==> flow/design.v <==
`timescale 1ns / 1ps
module signalReceive(clk, rst, SCK, MOSI, byteReceived, dataByte, SSEL);
input clk;
input rst;
input SCK, SSEL, MOSI;
output byteReceived;
output [7:0] dataByte;
reg [2:0] bitcnt;
reg byte_received;   
reg [7:0] byte_data_received;
assign byteReceived = byte_received;
assign dataByte = byte_data_received;
reg [2:0] SCKr;  
reg [2:0] SSELr;  
reg [1:0] MOSIr; 
always @(posedge clk) 
begin
  if (rst)
    SCKr <= 3'b000;
  else
    SCKr <= {SCKr[1:0], SCK};
end
wire SCK_risingedge = (SCKr[2:1]==2'b01);   
wire SCK_fallingedge = (SCKr[2:1]==2'b10);   
always @(posedge clk) 
begin
  if (rst)
    SSELr <= 3'b111;
  else
    SSELr <= {SSELr[1:0], SSEL};
end
wire SSEL_active = ~SSELr[1];   
wire SSEL_startmessage = (SSELr[2:1]==2'b10);   
wire SSEL_endmessage = (SSELr[2:1]==2'b01);   
always @(posedge clk) 
begin
  MOSIr <= {MOSIr[0], MOSI};
end
wire MOSI_data = MOSIr[1];
always @(posedge clk)
begin
  if(rst)
  begin
    bitcnt <= 3'b000;
  end
  else if(~SSEL_active)
  begin
    bitcnt <= 3'b000;
  end
  else
  begin
    if(SCK_risingedge)
    begin
      bitcnt <= bitcnt + 3'b001;
      byte_data_received <= {byte_data_received[6:0], MOSI_data};
    end
  end
end
always @(posedge clk)
begin    
  if (rst)
    byte_received <= 1'b0;
  else
    byte_received <= SSEL_active && SCK_risingedge && (bitcnt==3'b111);
end 
endmodule
module sending(clk, rst, SCK, MISO, SSEL, data, signalReceived, byteSent);
input clk;
input rst;
input SCK;
output MISO;
input SSEL;
input [7:0] data;
input signalReceived;
output byteSent;
reg byte_sent;
assign byteSent = byte_sent;
reg [7:0] byte_data_sent;
reg byte_sent_2clk;
reg [2:0] cnt;
reg [2:0] SCKr;  
always @(posedge clk) 
begin
 if (rst)
   SCKr <= 3'b000;
 else
   SCKr <= {SCKr[1:0], SCK};
end
wire SCK_risingedge = (SCKr[2:1]==2'b01);   
wire SCK_fallingedge = (SCKr[2:1]==2'b10);   
reg [2:0] SSELr;  
always @(posedge clk) 
begin
  if (rst)
    SSELr <= 3'b111;
  else
    SSELr <= {SSELr[1:0], SSEL};
end
wire SSEL_active = ~SSELr[1];   
wire SSEL_startmessage = (SSELr[2:1]==2'b10);   
wire SSEL_endmessage = (SSELr[2:1]==2'b01);   
always @(posedge clk) 
begin
  if(rst)
  begin
    cnt <= 3'b000;
    byte_data_sent <= 8'h00;
  end
  else if(signalReceived)
  begin
    if(~SSEL_active) 
    begin
      cnt<=3'b000;   
    end
    else
    begin
      if(byte_sent_2clk)
      begin
        byte_data_sent <= data;
      end
      if(SCK_risingedge)
      begin
        cnt <= cnt + 3'b001;
        byte_data_sent <= {byte_data_sent[6:0], 1'b0};
      end
    end
  end
end
always @(posedge clk)
begin
  if(rst)
  begin
    byte_sent_2clk <= 1'b0;
    byte_sent <= 1'b0;
  end
  else if(signalReceived)
  begin
    if (byte_sent_2clk)
    begin
      byte_sent_2clk <= 1'b0;
    end
    if (byte_sent)
    begin
      byte_sent_2clk <= 1'b1;
      byte_sent <= SSEL_active && SCK_risingedge && (cnt==3'b111);
    end
    else
    begin
      byte_sent <= SSEL_active && SCK_risingedge && (cnt==3'b111);
    end
  end
end
assign MISO = byte_data_sent[7];   
endmodule
`timescale 1ns / 1ps
module signalProcess(clk, rst, SCK, MOSI, MISO, SSEL);
input clk;
input rst;
input SCK, SSEL, MOSI;
output MISO;
wire [7:0] dataByte;
wire [7:0] sendByte;
reg [7:0] compressedX [63:0];
reg [6:0] inputCounter;
wire byte_received;
reg signalReceived;
wire byteSent;
integer i;
integer j;
assign sendByte = compressedX[j[5:0]];
signalReceive srA(.clk(clk), .rst(rst), .SCK(SCK), .MOSI(MOSI), .byteReceived(byte_received), .dataByte(dataByte), .SSEL(SSEL));
always @(posedge clk)
begin 
  if(rst)
  begin
    i <= 0;
    inputCounter <= 7'b0000000;
  end
  else if(~signalReceived)
  begin
    if(byte_received)
    begin
      i <= i+1;
      inputCounter <= inputCounter + 7'b0000001; 
    end
  end
end
always @(posedge clk)
begin 
  if(~rst && ~signalReceived && byte_received && i >= 0 && i < 64)
    compressedX[i[5:0]] <= dataByte;
end
always @(posedge clk)
begin
  if(rst)
    signalReceived <= 1'b0;
  else
    signalReceived <= (inputCounter == 7'b1000000);
end
sending sB(.clk(clk), .rst(rst), .SCK(SCK), .MISO(MISO), .SSEL(SSEL), .data(sendByte), .signalReceived(signalReceived), .byteSent(byteSent));
always @(posedge clk)
begin
  if(rst)
    j <= -1;
  else if(signalReceived)
  begin
    if(byteSent)
    begin
      j <= j+1;
    end 
  end
end
endmodule
Step by step through the tools: signalProcess
What the tools print for signalProcess, step after step.
Lines are those of the file above, counted from 1.
Library cell names are shortened.
The mark -- stands for no value.
- top: signalProcess
- clock port: clk
- cell library: sky130hd
- timing corner: tt_025C_1v80

Word level
Source: Yosys, flattened and elaborated, memories not mapped. Widths are those after wreduce. Print and check cells do not count. Equal cells are merged and count once.
Yosys's memory passes give these memory sizes; they may raise the number of words (mostly to a power of two), join words into wider ones and drop unused or constant bits.
- input port bits: 5
- noted elaborated cells: 59
- bits in registers: 109
- output and inout bits at 1
- bits in writable memories at 512
- noted memories kept: 1
- word width x clocked read ports at 8
- memory list (name ; depth ; bits a word ; read ports ; wr ports ; line ; text):
    compressedX ; 64 ; 8 ; 1 ; 1 ; 163 ; reg [7:0] compressedX [63:0];
- bitwise operators at 4
- noted equal/unequal tests: 5
- reduce/logical cells: 16
- noted multiplexer cells: 10
- $add $sub $neg: 5
- noted order comparisons: 2
- operator list (kind ; count):
    32-bit by 2-bit adder with 32-bit output (second input constant) ; 2
    32-bit by 1-bit greater-or-equal comparator with 1-bit output (second input constant) ; 1
    32-bit by 8-bit < comparator with 1-bit output (second input constant) ; 1
    8-bit 2-to-1 mux ; 3
    6-bit 2-to-1 mux ; 3
    1-bit logical AND ; 8
    7-bit by 1-bit adder with 7-bit output (second input constant) ; 1
    7-bit equality test (second input constant) ; 1
    2-bit AND reduction ; 3
    3-bit by 1-bit adder with 3-bit output (second input constant) ; 2
    3-bit equality test (second input constant) ; 2
    3-bit AND reduction ; 2
    3-bit 2-to-1 mux ; 2
    1-bit NOT ; 4
    2-bit by 1-bit equality test with 1-bit output (second input constant) ; 2
    2-bit nonzero test ; 2
    2-bit OR reduction ; 1
    1-bit 2-to-1 mux ; 2

Longest topological paths
Longest topological path by Yosys (ltp), each cell counted once; first at word level (registers and memories cut), then after technology mapping (sequential cells cut; the memories' decode and read muxes count).
- noted depth in word-level cells: 6
- noted ABC_AREA: 0
- depth in mapped cells at 8
- gate-level depth less buffers: 6

After synthesis
The flow's flattened synthesis, as Yosys stat reports it; memories are mapped. The netlist is that of the ABC_AREA named above (0 if unset); the other value can give another one.
- cell types (type ; count ; total area (µm²)):
    edfxtp_1 ; 520 ; 1.56E+04
    mux4_2 ; 126 ; 2.84E+03
    dfxtp_1 ; 76 ; 1.52E+03
    nor2_1 ; 131 ; 491.722
    nand2_1 ; 83 ; 311.549
    mux2i_1 ; 27 ; 270.259
    xnor2_1 ; 19 ; 166.41
    nand3_1 ; 29 ; 145.139
    xor2_1 ; 15 ; 131.376
    o21ai_0 ; 24 ; 120.115
    ha_1 ; 9 ; 112.608
    buf_2 ; 21 ; 105.101
    clkbuf_1 ; 28 ; 105.101
    a21oi_1 ; 20 ; 100.096
    nand4_1 ; 16 ; 100.096
    nor4_1 ; 16 ; 100.096
    nor2b_1 ; 12 ; 75.072
    or3_1 ; 12 ; 75.072
Not listed: further types 36, cells in them 133.
- noted flip-flop cells: 596
- noted area of sequential cells: 17136.4 µm²
- mapped area at 23388.7 µm²
- noted buffer cells: 69
- cells in the netlist at 1317
By module: a second synthesis without flattening, with its own total; a netlist apart from the flattened one above.
- cells (unflattened synthesis): 1302
- noted area total of the unflattened synthesis: 23577.6 µm²
Each row is one instance without its submodules.
- modules (module ; sequential area (µm²) ; times used ; area (µm²) ; cells):
    signalProcess ; 16415.7 ; 1 ; 22142.5 ; 1175
    sending ; 360.3 ; 1 ; 844.6 ; 92
    signalReceive ; 460.4 ; 1 ; 590.6 ; 35

Timing after synthesis
Source: OpenSTA report_checks on the synthesized netlist (no wires, ideal clock, input and output delay 20% of the period each), path of least setup slack; recovery checks are left aside. Register names are those of the netlist, which keeps one name where synthesis merged equal registers.
- kind: input to register
- start: input rst
- end: memory compressedX[58][0]
- noted launch time at the first pin: 2.000 ns
- data required time at 9.630 ns
- arrival: 3.323 ns
- input delay: 2.000 ns
- path delay: 1.693 ns
- noted buffers on the path: 0
- setup time at 0.370 ns
- stages on the path: 5
- clock period at 10.0 ns
- noted setup slack: 6.306 ns
- synthesis period reached: 3.694 ns
"path delay" is the arrival time less input delay plus setup time.
"stages on the path" counts driving pins, that of a launching flip-flop among them; a cell with two outputs on the path counts twice.
"synthesis period reached" is the clock period less the worst setup slack; recovery checks do not enter. This is arithmetic on one report: input and output delays are still those of the set period (20% each).
Between the ends stands the longest chain of elaborated cells between them, by number of cells; it is not shown to be the way that was timed. Of several equally long chains one is given.
A line is the first line of the expression or statement that the cell stems from. Yosys adds cells for indexed reads and writes and turns some case tables into memories.
Only ways into the end's enable, where the timed path ends, are counted here.
- cells stage by stage: nor4_1 -> nand4_1 -> nor2_1 -> nand4_1 -> nor2_1
- noted length of the longest elaborated chain: 6
- elaborated cells between the ends (all ways) at 7
- source lines of those cells: 1
- those cells by class: mux (2); logic (1); reduce/logical (4)
- RTL lines, path post-synthesis (element ; line ; text):
    start: declaration ; 158 ; input rst;
    1-bit NOT ; 190 ; if(~rst && ~signalReceived && byte_received && i >= 0 && i < 64)
    1-bit logical AND (4 in a row) ; 190 ;
    6-bit 2-to-1 mux ; 190 ;
    end: declaration ; 163 ; reg [7:0] compressedX [63:0];

Path in the finished layout
Path of least setup slack in the final report of stored run 1 (OpenROAD, finished layout, wires in). Where an end is a register, its clock arrival counts in the times.
- kind: register to register
- start: register (name not given)
- end: register sB.byte_data_sent[2]
- setup time at 0.13 ns
- noted buffers on the path: 2
- stages on the path: 8
- data required time at 3.07 ns
- arrival: 2.70 ns
- noted setup slack: 0.37 ns
- clock period at 2.62 ns
- noted launch time at the first pin: 0.60 ns
A register here has more assigning lines than the two given.
- cells stage by stage: dfxtp_4 -> buf_16 -> buf_12 -> mux4_2 -> or3_4 -> o221ai_4 -> a221o_1 -> a221oi_2
- RTL lines, path post-layout (element ; line ; text):
    end: assignment ; 119 ; byte_data_sent <= data;
    end: assignment ; 124 ; byte_data_sent <= {byte_data_sent[6:0], 1'b0};
    end: declaration ; 78 ; reg [7:0] byte_data_sent;
Chain of elaborated cells between the ends: none given.

--- measured runs ---
Settings and measured results of 2 stored flow runs for module signalProcess (sky130hd), not sorted in any way. The constraints put input and output delay at 20% of the set period each and load the outputs with 0.01 pF.
By "achieved clock period" is meant the clock period of the run minus its worst setup slack. This is arithmetic on one report: input and output delays are still those of the set period (20% each).

Stored run 1
Settings were ABC_AREA = 0; CAP_MARGIN = 35; CELL_PAD_IN_SITES_DETAIL_PLACEMENT = 2; CELL_PAD_IN_SITES_GLOBAL_PLACEMENT = 3; CORE_MARGIN = 4; CORE_UTILIZATION = 40; CTS_CLUSTER_SIZE = 35; GPL_ROUTABILITY_DRIVEN = 0; HOLD_SLACK_MARGIN = 0.2; MAX_ROUTING_LAYER = met4; PLACE_DENSITY = 0.53; SETUP_SLACK_MARGIN = 0.48; period_ns = 2.62; SLEW_MARGIN = 20
- chip area in the Yosys report: 23388.7 µm²
- full die area: 62405.0 µm²
- noted the utilization in the final report: 49.6%
- worst setup slack after layout at 0.373 ns
- total negative setup slack: 0.000 ns
- worst hold slack in the final report: 0.330 ns
- noted the achieved clock period: 2.247 ns

Stored run 2
Settings were CAP_MARGIN = 20; CELL_PAD_IN_SITES_GLOBAL_PLACEMENT = 1; CORE_MARGIN = 5; CORE_UTILIZATION = 28; CTS_CLUSTER_DIAMETER = 89; CTS_CLUSTER_SIZE = 46; GPL_ROUTABILITY_DRIVEN = 1; GPL_TIMING_DRIVEN = 0; MIN_ROUTING_LAYER = met1; PLACE_DENSITY_LB_ADDON = 0.13; SETUP_SLACK_MARGIN = 0.11; period_ns = 2.95; SLEW_MARGIN = 20
- chip area in the Yosys report: 23388.7 µm²
- full die area: 89410.0 µm²
- noted the utilization in the final report: 32.5%
- worst setup slack after layout at 0.263 ns
- total negative setup slack: 0.000 ns
- worst hold slack in the final report: 0.338 ns
- noted the achieved clock period: 2.687 ns
--- end ---
